==> flow/design.v <==
module DFF( input D ,input D1 ,output reg Q, input Write,input Write1, input Clk);
	always@(posedge Clk) 
	begin
	if(Write)
		begin
		Q<=D;
		end
	else if(Write1)
		begin
		Q<=D1;
		end
	else
		Q<=Q;
	end
endmodule
module Register(input[15:0] in_Reg,input[15:0] in_Reg1, output [15:0] out_Reg, input reg_Write,input reg_Write1, input Clk);
	DFF D0(in_Reg[0],in_Reg1[0],out_Reg[0],reg_Write,reg_Write1,Clk);
	DFF D1(in_Reg[1],in_Reg1[1],out_Reg[1],reg_Write,reg_Write1,Clk);
	DFF D2(in_Reg[2],in_Reg1[2],out_Reg[2],reg_Write,reg_Write1,Clk);
	DFF D3(in_Reg[3],in_Reg1[3],out_Reg[3],reg_Write,reg_Write1,Clk);
	DFF D4(in_Reg[4],in_Reg1[4],out_Reg[4],reg_Write,reg_Write1,Clk);
	DFF D5(in_Reg[5],in_Reg1[5],out_Reg[5],reg_Write,reg_Write1,Clk);
	DFF D6(in_Reg[6],in_Reg1[6],out_Reg[6],reg_Write,reg_Write1,Clk);
	DFF D7(in_Reg[7],in_Reg1[7],out_Reg[7],reg_Write,reg_Write1,Clk);
	DFF D8(in_Reg[8],in_Reg1[8],out_Reg[8],reg_Write,reg_Write1,Clk);
	DFF D9(in_Reg[9],in_Reg1[9],out_Reg[9],reg_Write,reg_Write1,Clk);
	DFF D10(in_Reg[10],in_Reg1[10],out_Reg[10],reg_Write,reg_Write1,Clk);
	DFF D11(in_Reg[11],in_Reg1[11],out_Reg[11],reg_Write,reg_Write1,Clk);
	DFF D12(in_Reg[12],in_Reg1[12],out_Reg[12],reg_Write,reg_Write1,Clk);
	DFF D13(in_Reg[13],in_Reg1[13],out_Reg[13],reg_Write,reg_Write1,Clk);
	DFF D14(in_Reg[14],in_Reg1[14],out_Reg[14],reg_Write,reg_Write1,Clk);
	DFF D15(in_Reg[15],in_Reg1[15],out_Reg[15],reg_Write,reg_Write1,Clk);
endmodule
module IRlt(input Clk, input [15:0] in_IR, input IR_Write, output [15:0] out_IR);
	Register IR(in_IR,16'd0,out_IR,IR_Write,1'b0,Clk);
endmodule
module Decoder3to8(DestReg, DecOut);
	input [2:0] DestReg;
	output reg [7:0] DecOut;
	always@(DestReg)
	casex(DestReg)
		3'b000: DecOut=8'b00000001;
		3'b001: DecOut=8'b00000010;
		3'b010: DecOut=8'b00000100;
		3'b011: DecOut=8'b00001000;
		3'b100: DecOut=8'b00010000;
		3'b101: DecOut=8'b00100000;
		3'b110: DecOut=8'b01000000;
		3'b111: DecOut=8'b10000000;
	endcase
endmodule
module Mux8to1(reg_Out1,reg_Out2,reg_Out3,reg_Out4,reg_Out5,reg_Out6,reg_Out7,reg_Out8,Bus,Src);
	input[15:0]reg_Out1,reg_Out2,reg_Out3,reg_Out4,reg_Out5,reg_Out6,reg_Out7,reg_Out8;
	input[2:0]Src;
	output reg [15:0]Bus;
	always@(reg_Out1,reg_Out2,reg_Out3,reg_Out4,reg_Out5,reg_Out6,reg_Out7,reg_Out8 ,Src)
	begin
	case(Src)
		3'b000:Bus=reg_Out1;
		3'b001:Bus=reg_Out2;
		3'b010:Bus=reg_Out3;
		3'b011:Bus=reg_Out4;
		3'b100:Bus=reg_Out5;
		3'b101:Bus=reg_Out6;
		3'b110:Bus=reg_Out7;
		3'b111:Bus=reg_Out8;
	endcase
	end
endmodule
module RegFile(SrcA, SrcB,SrcC, DestReg, WriteData,WriteData1, OutBusA, OutBusB,OutBusC,reg_Write,reg_Write1, Clk);
	input [2:0]SrcA, SrcB,SrcC, DestReg;
	input Clk,reg_Write,reg_Write1;
	input [15:0]WriteData,WriteData1;
	output[15:0]OutBusA, OutBusB,OutBusC;
	wire [7:0]DecOut,DecOut1,Array,Array1;
	wire [15:0]out_Reg1,out_Reg2,out_Reg3,out_Reg4,out_Reg5,out_Reg6,out_Reg7,out_Reg8;
	wire [2:0]out;
		Register R1(16'd1,WriteData1,out_Reg1,1'b1,1'b0,Clk);
		Register R2(16'd3,WriteData1,out_Reg2,1'b1,1'b0,Clk);
		Register R3(16'd4,WriteData1,out_Reg3,1'b1,1'b0,Clk);
		Register R4(16'd15,WriteData1,out_Reg4,1'b1,1'b0,Clk);
		Register R5(WriteData,WriteData1,out_Reg5,Array[4],Array1[4],Clk);
		Register R6(WriteData,WriteData1,out_Reg6,Array[5],Array1[5],Clk);
		Register R7(WriteData,WriteData1,out_Reg7,Array[6],Array1[6],Clk);
		Register R8(WriteData,WriteData1,out_Reg8,Array[7],Array1[7],Clk);
		Decoder3to8 dec(DestReg,DecOut);
		Decoder3to8 dec1(SrcA,DecOut1);
		and (Array1[0],DecOut1[0],reg_Write1);
		and (Array1[1],DecOut1[1],reg_Write1);
		and (Array1[2],DecOut1[2],reg_Write1);
		and (Array1[3],DecOut1[3],reg_Write1);
		and (Array1[4],DecOut1[4],reg_Write1);
		and (Array1[5],DecOut1[5],reg_Write1);
		and (Array1[6],DecOut1[6],reg_Write1);
		and (Array1[7],DecOut1[7],reg_Write1);
		and (Array[0],DecOut[0],reg_Write);
		and (Array[1],DecOut[1],reg_Write);
		and (Array[2],DecOut[2],reg_Write);
		and (Array[3],DecOut[3],reg_Write);
		and (Array[4],DecOut[4],reg_Write);
		and (Array[5],DecOut[5],reg_Write);
		and (Array[6],DecOut[6],reg_Write);
		and (Array[7],DecOut[7],reg_Write);
		Mux8to1 m(out_Reg1,out_Reg2,out_Reg3,out_Reg4,out_Reg5,out_Reg6,out_Reg7,out_Reg8,OutBusA,SrcA);
		Mux8to1 m1(out_Reg1,out_Reg2,out_Reg3,out_Reg4,out_Reg5,out_Reg6,out_Reg7,out_Reg8,OutBusB,SrcB);
		Mux8to1 m2(out_Reg1,out_Reg2,out_Reg3,out_Reg4,out_Reg5,out_Reg6,out_Reg7,out_Reg8,OutBusC,SrcC);
endmodule
module Mux2to1(input control, input[15:0] in0, input[15:0] in1, output reg[15:0] out);
always @ (in0 or in1 or control) begin
	case(control)
		1'b0: out=in0;
		1'b1: out=in1;
	endcase
end
endmodule
module Mux4to1(input[1:0] control, input[15:0] in0, input[15:0] in1, input[15:0] in2, input[15:0] in3, output reg[15:0] out);
always @ (control or in0 or in1 or in2 or in3) begin
	case(control)
		2'b00: out=in0;
		2'b01: out=in1;
		2'b10: out=in2;
		2'b11: out=in3;
	endcase
end
endmodule
module Mux4to1_3bit(input [2:0]Src1,input [2:0]Src2, input [1:0]index,output reg [2:0]out);
	always@(Src1,Src2,index)
	begin
	case(index)
		2'b00:out=Src1;
		2'b10:out=Src2;
		2'b01:out=Src1;
		2'b11:out=Src1;
endcase
end
endmodule
module Mux5to1(input[2:0] control, input[15:0] in0, input[15:0] in1, input[15:0] in2, input[15:0] in3, input[15:0] in4, output reg[15:0] out);
always @ (control or in0 or in1 or in2 or in3 or in4) begin
	case(control)
		3'b000: out=in0;
		3'b001: out=in1;
		3'b010: out=in2;
		3'b011: out=in3;
		3'b100: out=in4;
		default: out=0;
	endcase
end
endmodule
module Sext6b(input[5:0] in, output reg[15:0] out);
	always @ (in)
		out = {in[5],in[5],in[5],in[5],in[5],in[5],in[5],in[5],in[5],in[5],in[5],in};
endmodule
module Sext3b(input[2:0] in, output reg[15:0] out);
	always @ (in)
		out = {in[2],in[2],in[2],in[2],in[2],in[2],in[2],in[2],in[2],in[2],in[2],in[2],in[2],in};
endmodule
module Zext6b(input[5:0] in, output reg[15:0] out);
	always @ (in)
		out = {1'b0,1'b0,1'b0,1'b0,1'b0,1'b0,1'b0,1'b0,1'b0,1'b0,in};
endmodule
module shiftconcat (input[15:0] in1, input[11:0] in2, output reg[15:0] out);
reg[11:0] temp;
always @ (in1,in2) begin
	out = {in1[15:13],in2,1'b0};
end
endmodule 
module shift1 (input[15:0] in, output[15:0]  out);
	assign out=in<<1;
endmodule
module ALU(input[3:0] aluop, input[15:0] A, input[15:0] B, input[15:0] C, output reg [15:0] LO, output reg[15:0] HI, output reg NZ);
	wire[15:0] out1; wire[15:0] out2;
	always @ (aluop,A,B,C) begin
		HI=0;
		LO=0;
		NZ=0;
		case(aluop)
			4'b0000: LO=A+B+C;
			4'b0001: LO=A-B-C;
			4'b0010: LO=A+B-C;
			4'b0011: begin
						if (C==16'd0) begin
							LO=16'hffff;
							HI=B;
						end
						else begin
							LO=B/C; 
							HI=B%C;
						end
					 end
			4'b0100: LO=A+B+C;
			4'b0101: LO=A<<C;
			4'b0110: LO=A>>C;
			4'b0111: LO=$signed(A)>>>C;
			4'b1000: LO=C+A;
			4'b1001: LO=C+A;
			4'b1010: begin
						if (A!=B)
							NZ=1;
						end
			4'b1011: LO = A|C;
			4'b1100: LO = A+C; 
			4'b1101: LO = B+C;  
			4'b1111: LO = A+B;
			default: ;
		endcase
	end
endmodule
module ctrlckt(input clk,
input reset,
input [3:0] opcode,
output reg w1,
output reg w2,
output reg pcwritecond,
output reg pcwrite,
output reg iord,
output reg memread,
output reg memwrite,
output reg [1:0] memtoreg,
output reg irwrite,
output reg A,
output reg B,
output reg [2:0] C,
output reg [1:0] pcsource,
output reg [3:0] aluop,
output reg ccpcinit,
output reg [3:0]opcodereg,
output reg [2:0]curstate);
always@(posedge clk)
	begin
	if(reset) begin
		curstate<=3'b000;
		w1<=1'b0;
		w2<=1'b0;
		pcwritecond<=1'b0;
		pcwrite<=1'b0;
		iord<=1'b0;
		memread<=1'b0;
		memwrite<=1'b0;
		memtoreg<=2'b00;
		irwrite<=1'b0;
		A<=1'b0;
		B<=1'b0;
		C<=3'b000;
		pcsource<=2'b00;
		aluop<=4'b0000;
		ccpcinit<=1;
	end
	else begin
		ccpcinit<=0;
		if(curstate==3'b000)
			begin
			curstate<=3'b001;
			w1<=1'b0;
			w2<=1'b0;
			pcwritecond<=1'b0;
			pcwrite<=1'b1;
			iord<=1'b0;
			memread<=1'b1;
			memwrite<=1'b0;
			memtoreg<=2'b00;
			irwrite<=1'b1;
			A<=1'b0;
			B<=1'b0;
			C<=3'b000;
			pcsource<=2'b00;
			aluop<=4'b1111;  
		end
		else if(curstate==3'b001)
			begin
			opcodereg<=opcode;
			curstate<=3'b010;
			w1<=1'b0;
			w2<=1'b0;
			pcwritecond<=1'b0;
			pcwrite<=1'b0;
			iord<=1'b0;
			memread<=1'b0;
			memwrite<=1'b0;
			memtoreg<=2'b00;
			irwrite<=1'b0;
			A<=1'b0;
			B<=1'b0;
			C<=3'b001;
			pcsource<=2'b00;
			aluop<=4'b1100;  
		end
		else if(curstate==3'b010)
			begin
				if(opcode==4'b0000)
				begin
					curstate<=3'b011;
					w1<=1'b0;
					w2<=1'b0;
					pcwritecond<=1'b0;
					pcwrite<=1'b0;
					iord<=1'b0;
					memread<=1'b0;
					memwrite<=1'b0;
					memtoreg<=2'b00;
					irwrite<=1'b0;
					A<=1'b1;
					B<=1'b1;
					C<=3'b000;
					pcsource<=2'b00;
					aluop<=4'b0000;
				end
				else if(opcode==4'b0001)
				begin
					curstate<=3'b011;
					w1<=1'b0;
					w2<=1'b0;
					pcwritecond<=1'b0;
					pcwrite<=1'b0;
					iord<=1'b0;
					memread<=1'b0;
					memwrite<=1'b0;
					memtoreg<=2'b00;
					irwrite<=1'b0;
					A<=1'b1;
					B<=1'b1;
					C<=3'b000;
					pcsource<=2'b00;
					aluop<=4'b0001;
				end
				else if (opcode==4'b0010)
				begin
					curstate<=3'b011;
					w1<=1'b0;
					w2<=1'b0;
					pcwritecond<=1'b0;
					pcwrite<=1'b0;
					iord<=1'b0;
					memread<=1'b0;
					memwrite<=1'b0;
					memtoreg<=2'b00;
					irwrite<=1'b0;
					A<=1'b1;
					B<=1'b1;
					C<=3'b000;
					pcsource<=2'b00;
					aluop<=4'b0010;
				end
				else if (opcode==4'b0011)
				begin
					curstate<=3'b011;
					w1<=1'b0;
					w2<=1'b0;
					pcwritecond<=1'b0;
					pcwrite<=1'b0;
					iord<=1'b0;
					memread<=1'b0;
					memwrite<=1'b0;
					memtoreg<=2'b00;
					irwrite<=1'b0;
					A<=1'b1;
					B<=1'b1;
					C<=3'b000;
					pcsource<=2'b00;
					aluop<=4'b0011;
				end
				else if(opcode == 4'b0100)
				begin
					curstate<=3'b011;
					w1<=1'b0;
					w2<=1'b0;
					pcwritecond<=1'b0;
					pcwrite<=1'b0;
					iord<=1'b0;
					memread<=1'b0;
					memwrite<=1'b0;
					memtoreg<=2'b00;
					irwrite<=1'b0;
					A<=1'b1;
					B<=1'b1;
					C<=3'b011;
					pcsource<=2'b00;
					aluop<=4'b0100;
				end
				else if(opcode==4'b0101)
				begin
					curstate<=3'b011;
					w1<=1'b0;
					w2<=1'b0;
					pcwritecond<=1'b0;
					pcwrite<=1'b0;
					iord<=1'b0;
					memread<=1'b0;
					memwrite<=1'b0;
					memtoreg<=2'b00;
					irwrite<=1'b0;
					A<=1'b1;
					B<=1'b1;
					C<=3'b011;
					pcsource<=2'b00;
					aluop<=4'b0101;
				end
				else if (opcode==4'b0110)
				begin
					curstate<=3'b011;
					w1<=1'b0;
					w2<=1'b0;
					pcwritecond<=1'b0;
					pcwrite<=1'b0;
					iord<=1'b0;
					memread<=1'b0;
					memwrite<=1'b0;
					memtoreg<=2'b00;
					irwrite<=1'b0;
					A<=1'b1;
					B<=1'b1;
					C<=3'b011;
					pcsource<=2'b00;
					aluop<=4'b0110;
				end
				else if (opcode == 4'b0111)
				begin
					curstate<=3'b011;
					w1<=1'b0;
					w2<=1'b0;
					pcwritecond<=1'b0;
					pcwrite<=1'b0;
					iord<=1'b0;
					memread<=1'b0;
					memwrite<=1'b0;
					memtoreg<=2'b00;
					irwrite<=1'b0;
					A<=1'b1;
					B<=1'b1;
					C<=3'b011;
					pcsource<=2'b00;
					aluop<=4'b0111;
				end
				else if (opcode==4'b1000)
				begin
					curstate<=3'b011;
					w1<=1'b0;
					w2<=1'b0;
					pcwritecond<=1'b0;
					pcwrite<=1'b0;
					iord<=1'b0;
					memread<=1'b0;
					memwrite<=1'b0;
					memtoreg<=2'b00;
					irwrite<=1'b0;
					A<=1'b1;
					B<=1'b0;
					C<=3'b010;
					pcsource<=2'b00;
					aluop<=4'b1000;
				end
				else if(opcode==4'b1001)
				begin
					curstate<=3'b011;
					w1<=1'b0;
					w2<=1'b0;
					pcwritecond<=1'b0;
					pcwrite<=1'b0;
					iord<=1'b0;
					memread<=1'b0;
					memwrite<=1'b0;
					memtoreg<=2'b00;
					irwrite<=1'b0;
					A<=1'b1;
					B<=1'b0;
					C<=3'b010;
					pcsource<=2'b00;
					aluop<=4'b1001;
				end
				else if (opcode==4'b1010)
				begin
					curstate<=3'b000;
					w1<=1'b0;
					w2<=1'b0;
					pcwritecond<=1'b1;
					pcwrite<=1'b0;
					iord<=1'b0;
					memread<=1'b0;
					memwrite<=1'b0;
					memtoreg<=2'b00;
					irwrite<=1'b0;
					A<=1'b1;
					B<=1'b1;
					C<=3'b010;
					pcsource<=2'b10;
					aluop<=4'b1010;
				end
				else if(opcode==4'b1011)
				begin
					curstate<=3'b011;
					w1<=1'b0;
					w2<=1'b0;
					pcwritecond<=1'b0;
					pcwrite<=1'b0;
					iord<=1'b0;
					memread<=1'b0;
					memwrite<=1'b0;
					memtoreg<=2'b00;
					irwrite<=1'b0;
					A<=1'b1;
					B<=1'b0;
					C<=3'b100;
					pcsource<=2'b00;
					aluop<=4'b1011;
				end
				else if(opcode==4'b1100)
				begin
					curstate<=3'b000;
					w1<=1'b0;
					w2<=1'b0;
					pcwritecond<=1'b0;
					pcwrite<=1'b1;
					iord<=1'b0;
					memread<=1'b0;
					memwrite<=1'b0;
					memtoreg<=2'b00;
					irwrite<=1'b0;
					A<=1'b1;
					B<=1'b0;
					C<=3'b010;
					pcsource<=2'b01;
					aluop<=4'b1100;
				end
				else if(opcode == 4'b1101)
				begin
					curstate<=3'b000;
					w1<=1'b1;
					w2<=1'b0;
					pcwritecond<=1'b0;
					pcwrite<=1'b1;
					iord<=1'b0;
					memread<=1'b0;
					memwrite<=1'b0;
					memtoreg<=2'b10;
					irwrite<=1'b0;
					A<=1'b1;
					B<=1'b0;
					C<=3'b010;
					pcsource<=2'b00;
					aluop<=4'b1100;
				end		
			end
		else if (curstate==3'b011)	
			begin
				if(opcode==4'b0000)
				begin
					curstate<=3'b000;
					w1<=1'b1;
					w2<=1'b0;
					pcwritecond<=1'b0;
					pcwrite<=1'b0;
					iord<=1'b0;
					memread<=1'b0;
					memwrite<=1'b0;
					memtoreg<=2'b01;
					irwrite<=1'b0;
					A<=1'b0;
					B<=1'b0;
					C<=3'b000;
					pcsource<=2'b00;
					aluop<=4'b1110;
				end	
				else if (opcode==4'b0001)
				begin
					curstate<=3'b000;
					w1<=1'b1;
					w2<=1'b0;
					pcwritecond<=1'b0;
					pcwrite<=1'b0;
					iord<=1'b0;
					memread<=1'b0;
					memwrite<=1'b0;
					memtoreg<=2'b01;
					irwrite<=1'b0;
					A<=1'b0;
					B<=1'b0;
					C<=3'b000;
					pcsource<=2'b00;
					aluop<=4'b1110;
				end
				else if(opcode == 4'b0010)
				begin
					curstate<=3'b000;
					w1<=1'b1;
					w2<=1'b0;
					pcwritecond<=1'b0;
					pcwrite<=1'b0;
					iord<=1'b0;
					memread<=1'b0;
					memwrite<=1'b0;
					memtoreg<=2'b01;
					irwrite<=1'b0;
					A<=1'b0;
					B<=1'b0;
					C<=3'b000;
					pcsource<=2'b00;
					aluop<=4'b1110;
				end
				else if(opcode==4'b0011)
				begin
					curstate<=3'b000;
					w1<=1'b1;
					w2<=1'b1;
					pcwritecond<=1'b0;
					pcwrite<=1'b0;
					iord<=1'b0;
					memread<=1'b0;
					memwrite<=1'b0;
					memtoreg<=2'b01;
					irwrite<=1'b0;
					A<=1'b0;
					B<=1'b0;
					C<=3'b000;
					pcsource<=2'b00;
					aluop<=4'b1110;
				end
				else if(opcode==4'b0100)
				begin
					curstate<=3'b000;
					w1<=1'b1;
					w2<=1'b0;
					pcwritecond<=1'b0;
					pcwrite<=1'b0;
					iord<=1'b0;
					memread<=1'b0;
					memwrite<=1'b0;
					memtoreg<=2'b01;
					irwrite<=1'b0;
					A<=1'b1;
					B<=1'b0;
					C<=3'b100;
					pcsource<=2'b00;
					aluop<=4'b1110;
				end
				else if(opcode==4'b0101)
				begin
					curstate<=3'b000;
					w1<=1'b1;
					w2<=1'b0;
					pcwritecond<=1'b0;
					pcwrite<=1'b0;
					iord<=1'b0;
					memread<=1'b0;
					memwrite<=1'b0;
					memtoreg<=2'b01;
					irwrite<=1'b0;
					A<=1'b1;
					B<=1'b0;
					C<=3'b100;
					pcsource<=2'b00;
					aluop<=4'b1110;
				end
				else if(opcode==4'b0110)
				begin
					curstate<=3'b000;
					w1<=1'b1;
					w2<=1'b0;
					pcwritecond<=1'b0;
					pcwrite<=1'b0;
					iord<=1'b0;
					memread<=1'b0;
					memwrite<=1'b0;
					memtoreg<=2'b01;
					irwrite<=1'b0;
					A<=1'b1;
					B<=1'b0;
					C<=3'b100;
					pcsource<=2'b00;
					aluop<=4'b1110;
				end
				else if(opcode==4'b0111)
				begin
					curstate<=3'b000;
					w1<=1'b1;
					w2<=1'b0;
					pcwritecond<=1'b0;
					pcwrite<=1'b0;
					iord<=1'b0;
					memread<=1'b0;
					memwrite<=1'b0;
					memtoreg<=2'b01;
					irwrite<=1'b0;
					A<=1'b1;
					B<=1'b0;
					C<=3'b100;
					pcsource<=2'b00;
					aluop<=4'b1110;
				end
				else if(opcode==4'b1000)
				begin
					curstate<=3'b100;
					w1<=1'b0;
					w2<=1'b0;
					pcwritecond<=1'b0;
					pcwrite<=1'b0;
					iord<=1'b1;
					memread<=1'b1;
					memwrite<=1'b0;
					memtoreg<=2'b00;
					irwrite<=1'b0;
					A<=1'b0;
					B<=1'b0;
					C<=3'b100;
					pcsource<=2'b00;
					aluop<=4'b1110;
				end
				else if(opcode==4'b1001)
				begin
					curstate<=3'b000;
					w1<=1'b0;
					w2<=1'b0;
					pcwritecond<=1'b0;
					pcwrite<=1'b0;
					iord<=1'b1;
					memread<=1'b0;
					memwrite<=1'b1;
					memtoreg<=2'b00;
					irwrite<=1'b0;
					A<=1'b1;
					B<=1'b0;
					C<=3'b100;
					pcsource<=2'b00;
					aluop<=4'b1110;
					opcodereg<=opcode;
				end
				else if(opcode==4'b1011)
				begin
					curstate<=3'b000;
					w1<=1'b1;
					w2<=1'b0;
					pcwritecond<=1'b0;
					pcwrite<=1'b0;
					iord<=1'b0;
					memread<=1'b0;
					memwrite<=1'b0;
					memtoreg<=2'b01;
					irwrite<=1'b0;
					A<=1'b0;
					B<=1'b0;
					C<=3'b000;
					pcsource<=2'b00;
					aluop<=4'b1110;
				end
			end
		else if (curstate==3'b100) begin
			if(opcode==4'b1000)
			begin
				curstate<=3'b000;
				w1<=1'b1;
				w2<=1'b0;
				pcwritecond<=1'b0;
				pcwrite<=1'b0;
				iord<=1'b0;
				memread<=1'b0;
				memwrite<=1'b0;
				memtoreg<=2'b00;
				irwrite<=1'b0;
				A<=1'b0;
				B<=1'b0;
				C<=3'b000;
				pcsource<=2'b00;
				aluop<=4'b1110;
			end	
		end
	end	
end
endmodule
module WorkingFinal(input clk, input reset, input wire[15:0] mem_rdata, output wire[15:0] mem_addr, output wire[15:0] mem_wdata, output wire mem_we, output wire halt);
	wire[15:0] MemOut, IRout, AluOutLo, AluOutHi, ALUInA, ALUInB, ALUInC, PCin, PCout, MemAddr, OutBusB, DMRout, RegWD1;
	wire ccpcwrite, ccirwrite, ccA, ccB, ccw1;
	wire[2:0] ccC, RFinB, curstate;
	wire[3:0] opcodereg, ccaluop;
	wire[15:0] LOout,Bout, RegWD2,OutBusA,OutBusC,Aout,Cout,PCSrcIn1,AluSrcCIn1,AluSrcCIn2,AluSrcCIn3,AluSrcCIn4;
	wire wNZ, wire1, PCwrite1,ccw2,ccpcwritecond,cciord,ccmemread,ccmemwrite,ccpcinit;
	wire[1:0] ccpcsource,ccmemtoreg;
	ctrlckt  cc (clk,reset,IRout[15:12],ccw1,ccw2,ccpcwritecond,ccpcwrite,cciord,ccmemread,ccmemwrite,ccmemtoreg,ccirwrite,ccA,ccB,ccC,ccpcsource,ccaluop,ccpcinit,opcodereg,curstate);
	and(wire1,ccpcwritecond,wNZ);
	or(PCwrite1,wire1,ccpcwrite);
	Register PC (PCin,16'd0,PCout,PCwrite1,ccpcinit,clk);
	Mux2to1 IorD (cciord,PCout,LOout,MemAddr);
	assign mem_addr = MemAddr;
	assign mem_wdata = Bout;
	assign mem_we = ccmemwrite;
	assign MemOut = mem_rdata;
	assign halt = (curstate == 3'b010) && (IRout[15:13] == 3'b111);
	IRlt ir1(clk,MemOut,ccirwrite,IRout);
	Register DMR(MemOut,16'd0,DMRout,1'b1,1'b0,clk);
	Mux4to1 MemToReg(ccmemtoreg,DMRout,LOout,PCout,16'd1,RegWD1);
	Mux4to1_3bit m4to13bit (IRout[5:3],IRout[11:9],IRout[15:14],RFinB);
	RegFile rfile1 (IRout[8:6],RFinB,IRout[2:0],IRout[11:9],RegWD1,RegWD2,OutBusA,OutBusB,OutBusC,ccw1,ccw2,clk);
	Register RegAluSrcA(OutBusA,16'd0,Aout,1'b1,1'b0,clk);
	Register RegAluSrcB(OutBusB,16'd0,Bout,1'b1,1'b0,clk);
	Register RegAluSrcC(OutBusC,16'd0,Cout,1'b1,1'b0,clk);
	shiftconcat conc (PCout,IRout[11:0],PCSrcIn1);
	Sext6b s6b (IRout[5:0], AluSrcCIn2);
	shift1 sh1 (AluSrcCIn2,AluSrcCIn1);
	Sext3b s3b (IRout[2:0], AluSrcCIn3);
	Zext6b z6b (IRout[5:0],AluSrcCIn4);
	Mux2to1 AluSrcA(ccA, PCout, Aout, ALUInA);
	Mux2to1 AluSrcB(ccB, 16'd2, Bout,ALUInB);
	Mux5to1 AluSrcC(ccC, Cout, AluSrcCIn1, AluSrcCIn2, AluSrcCIn3, AluSrcCIn4, ALUInC);
	ALU alu (ccaluop, ALUInA,ALUInB,ALUInC, AluOutLo,AluOutHi,wNZ);
	Register HI(AluOutHi,16'd0,RegWD2,1'b1,ccpcinit,clk);
	Register LO(AluOutLo,16'd0,LOout,1'b1,ccpcinit,clk);
	Mux4to1 PCSrc (ccpcsource,AluOutLo,PCSrcIn1,LOout,16'd1,PCin);
endmodule
# Step by step through the tools: WorkingFinal
# Tool output for the design above, in the order of the flow.
# Lines are those of the file above, counted from 1.
# Operators carry their Yosys type and port widths (W data, S select, Z words).
# The mark - stands for no value.
# design
top,WorkingFinal
clk_port,clk
lib,sky130hd
lib_corner,tt_025C_1v80

# Word level
# Counts by Yosys on the flattened word-level netlist (proc, flatten, opt, wreduce; memories kept). Print and check cells are left out. Cells with the same type and inputs are merged into one.
# Memory sizes are those after Yosys's memory passes, which may raise the word count (mostly to a power of two), join words into wider ones and drop unused or constant bits.
# word_totals
memories,2
ff_bits,216
input_bits,18
wordCells,816
clocked_rd_ports_x_width,16
romBits,128
# memory_table
memory,size,width,read_ports,write_ports,line,source
(no name shown),8,8,1,0,41,casex(DestReg)
(no name shown),8,8,1,0,41,
# op_classes
equal,68
logic,14
div,2
reduce_logical,38
shifts,3
addsub,7
muxes,472
# op_table
operator,n
$pmux W16 S8,3
$mux W1,314
$div A16 B16 Y16,1
$mod A16 B16 Y16,1
$pmux W16 S11,1
$mux W3,57
$pmux W16 S4,2
$mux W4,31
$mux W2,57
$pmux W16 S2,3
$pmux W16 S5,1
$add A16 B16 Y16,4
$eq A4 B4 Y1 const B,13
$sub A16 B16 Y16,3
$eq A3 B3 Y1 const B,15
$eq A4 B3 Y1 const B,8
$mux W16,2
$eq A3 B2 Y1 const B,10
$reduce_bool A14 Y1,2
$ne A16 B16 Y1,1
$or A16 B16 Y16,1
$shl A16 B16 Y16,1
$shr A16 B16 Y16,1
$sshr A16 B16 Y16,1
$logic_not A16 Y1,1
$reduce_bool A16 Y1,1
$eq A4 B2 Y1 const B,4
$reduce_bool A15 Y1,1
# Other operator kinds: 23; their cells: 64.

# Depth
# Yosys ltp: most cells in a row. Word level: on the elaborated netlist, between registers, memories and ports. Mapped: between sequential cells and ports; inverters and the memories' decode and read muxes count.
# depth
ltp_word,18
ABC_AREA,1
ltp_mapped,259
ltp_nobuf,255

# Synthesis result
# Yosys stat after the flow's synthesis: flattened, memories mapped to cells. It holds for the ABC_AREA given above (unset counts as 0); a run with the other value may have another netlist.
# synth_totals
buffers,108
ff_cells,238
cells,3329
yosys_area_um2,22631.7
# types
type,n
sky130_fd_sc_hd__nand2_1,789
sky130_fd_sc_hd__edfxtp_1,96
sky130_fd_sc_hd__dfxtp_1,142
sky130_fd_sc_hd__ha_1,198
sky130_fd_sc_hd__inv_1,462
sky130_fd_sc_hd__o21ai_0,322
sky130_fd_sc_hd__a21oi_1,176
sky130_fd_sc_hd__nand3_1,173
sky130_fd_sc_hd__nor2_1,209
sky130_fd_sc_hd__a22oi_1,64
sky130_fd_sc_hd__xor2_1,44
sky130_fd_sc_hd__fa_1,19
sky130_fd_sc_hd__or2_2,58
sky130_fd_sc_hd__o221ai_1,41
sky130_fd_sc_hd__xnor2_1,38
sky130_fd_sc_hd__clkbuf_1,70
sky130_fd_sc_hd__nand3_2,25
sky130_fd_sc_hd__nand4_1,29
# Not listed: further types 52, cells in them 374.

# Path before layout
# Source: OpenSTA report_checks on the synthesized netlist (no wires, ideal clock, input and output delay 20% of the period each), path of least setup slack; recovery checks are left aside. Register names are those of the netlist, which keeps one name where synthesis merged equal registers.
# synth_path
kind,register to register
startpoint,register cc.C
endpoint,register HI.D15.Q
setup_slack_ps,3769
tclk_ps,30000
t_arrival_ps,26161
setup_time_ps,70
path_delay_ps,26231
required_ps,29930
launch_ps,0
driving_pins,250
synth_period_reached_ps,26231
# "path_delay_ps" is the arrival time less input delay plus setup time.
# "driving_pins": output pins that drive a net of the path, with the launching flip-flop's if there is one; two outputs of one cell count as two.
# "synth_period_reached_ps" is the clock period less the worst setup slack; recovery checks do not enter. This is arithmetic on one report: input and output delays are still those of the set period (20% each).
# An end named without its bit number is one bit of that signal or, where synthesis recoded a state register, one of its new flip-flops.
# At most two assigning lines are given for a register; there are more.
# synth_between
path_cell_list,sky130_fd_sc_hd__dfxtp_1 > sky130_fd_sc_hd__nor2_1 > sky130_fd_sc_hd__nand2_1 > sky130_fd_sc_hd__nand2_1 > sky130_fd_sc_hd__nand2_1 > sky130_fd_sc_hd__inv_1 > sky130_fd_sc_hd__clkbuf_1 > sky130_fd_sc_hd__ha_1 > sky130_fd_sc_hd__or2_2 > sky130_fd_sc_hd__nand4_1 > sky130_fd_sc_hd__nor2_1 > sky130_fd_sc_hd__nand4_1 > sky130_fd_sc_hd__nand2_1 > sky130_fd_sc_hd__ha_1 > sky130_fd_sc_hd__o21ai_0 > sky130_fd_sc_hd__nand2_1 > sky130_fd_sc_hd__nand3_1 > sky130_fd_sc_hd__nand2_1 > (+214 left out) > sky130_fd_sc_hd__a211oi_1 > sky130_fd_sc_hd__o21ai_0 > sky130_fd_sc_hd__a21oi_1 > sky130_fd_sc_hd__o21bai_1 > sky130_fd_sc_hd__a21oi_1 > sky130_fd_sc_hd__o21bai_1 > sky130_fd_sc_hd__nand2_1 > sky130_fd_sc_hd__nand2_1 > sky130_fd_sc_hd__a21oi_1 > sky130_fd_sc_hd__inv_1 > sky130_fd_sc_hd__a21oi_1 > sky130_fd_sc_hd__nor2_1 > sky130_fd_sc_hd__nor2_1 > sky130_fd_sc_hd__xnor2_1 > sky130_fd_sc_hd__nand2_1 > sky130_fd_sc_hd__o21ai_0 > sky130_fd_sc_hd__inv_1 > sky130_fd_sc_hd__a21oi_1
# synth_lines
item,line,source
"start, declared",222,"output reg [2:0] C,"
"start, assigned",243,C<=3'b000;
"start, assigned",264,C<=3'b000;
"end, assigned",6,Q<=D;
"end, assigned",10,Q<=D1;
"end, declared",1,"module DFF( input D ,input D1 ,output reg Q, input Write,input Write1, input Clk);"
# Chain of elaborated cells between the ends: none given.

# Worst path after layout
# From the final timing report of stored run 1: the path of least setup slack in the routed layout; clock arrival at registers is part of the times.
# The report prints the path's times to 10 ps; the period is as set.
# layout_path
kind,register to register
startpoint,register ir1.IR.D5.Q
endpoint,register HI.D2.Q
setup_time_ps,140
setup_slack_ps,1720
t_arrival_ps,26690
required_ps,28420
driving_pins,240
launch_ps,550
tclk_ps,28000
# Between the ends stands the longest chain of elaborated cells between them, by number of cells; it is not shown to be the way that was timed. Of several equally long chains one is given.
# Each line given opens the expression or statement behind the cell; cells for indexed reads and writes are added by Yosys, which also makes memories of some case tables.
# At most two assigning lines are given for a register; there are more.
# layout_between
path_cell_list,sky130_fd_sc_hd__edfxtp_1 > sky130_fd_sc_hd__nand2_4 > sky130_fd_sc_hd__nand4_1 > sky130_fd_sc_hd__nor2_4 > sky130_fd_sc_hd__nand2_4 > sky130_fd_sc_hd__nor2_8 > sky130_fd_sc_hd__nand3_2 > sky130_fd_sc_hd__nand2_2 > sky130_fd_sc_hd__nand2_2 > sky130_fd_sc_hd__ha_4 > sky130_fd_sc_hd__o21ai_2 > sky130_fd_sc_hd__nand2_2 > sky130_fd_sc_hd__nand3_4 > sky130_fd_sc_hd__nand2_2 > sky130_fd_sc_hd__o21ai_2 > sky130_fd_sc_hd__ha_1 > sky130_fd_sc_hd__inv_2 > sky130_fd_sc_hd__o21bai_4 > (+204 left out) > sky130_fd_sc_hd__buf_12 > sky130_fd_sc_hd__nand3_1 > sky130_fd_sc_hd__o21a_2 > sky130_fd_sc_hd__ha_2 > sky130_fd_sc_hd__nand2_2 > sky130_fd_sc_hd__inv_1 > sky130_fd_sc_hd__a221o_1 > sky130_fd_sc_hd__nand3_1 > sky130_fd_sc_hd__nand2_1 > sky130_fd_sc_hd__nand3_1 > sky130_fd_sc_hd__nand2_2 > sky130_fd_sc_hd__nand2_1 > sky130_fd_sc_hd__and3_4 > sky130_fd_sc_hd__inv_1 > sky130_fd_sc_hd__nor2_4 > sky130_fd_sc_hd__buf_4 > sky130_fd_sc_hd__nand2_1 > sky130_fd_sc_hd__a31oi_1
elab_chain_cells,3
cells_between,4
# layout_lines
item,line,source
"start, declared",1,"module DFF( input D ,input D1 ,output reg Q, input Write,input Write1, input Clk);"
"start, assigned",6,Q<=D;
"start, assigned",10,Q<=D1;
$pmux W16 S5,139,case(control)
$mod A16 B16 Y16,187,HI=B%C;
$mux W16,181,if (C==16'd0) begin
"end, assigned",10,
"end, assigned",13,Q<=Q;
"end, declared",1,

# Design WorkingFinal on sky130hd. What follows are 3 stored runs of the flow, each under its own settings; their order means nothing. The constraints put input and output delay at 20% of the set period each and load the outputs with 0.01 pF.
# "timing.achieved_period_ps" = clock period - worst setup slack. The figure is calculated, with input and output delays left at 20% of the set period.
# By "worstPathTime_ps" is meant the share of the clock period that the worst setup path is allowed (20% is reserved at inputs, 20% at outputs), minus its slack. Clock arrival times at its registers enter into it.
# "worstPathTime_ps" is known to 10 ps.
# Settings: - = not set for that run.
stored run,ABC_AREA,CAP_MARGIN,CELL_PAD_IN_SITES_DETAIL_PLACEMENT,CELL_PAD_IN_SITES_GLOBAL_PLACEMENT,CORE_ASPECT_RATIO,CORE_MARGIN,CORE_UTILIZATION,CTS_CLUSTER_SIZE,GPL_ROUTABILITY_DRIVEN,HOLD_SLACK_MARGIN,MAX_ROUTING_LAYER,MIN_ROUTING_LAYER,PLACE_DENSITY_LB_ADDON,SLEW_MARGIN,period_ns,CTS_CLUSTER_DIAMETER,worst_hold_slack_ps,cell_area_final_um2,post_synth_area_um2,dieArea_um2,fin_util_pct,ws_setup_ps,fin_tns_ps,timing.achieved_period_ps,worstPathTime_ps,critical_path_type
stored run 1,1,10,0,1,1.39,3,17,52,1,0.05,met4,met2,0.23,20,28.0,-,450,29134.2,22631.7,137601.0,22.1,1722,0,26278,26280,register to register
stored run 2,-,20,-,-,-,2,49,-,-,-,-,-,-,20,29.0,-,458,26522.9,23754.0,50254.4,55.6,1150,0,27850,27850,register to register
stored run 3,1,20,-,-,0.83,4,58,-,1,-,met4,-,0.2,25,44.3,383,454,24375.9,22631.7,42259.2,63.6,10580,0,33720,33720,register to register
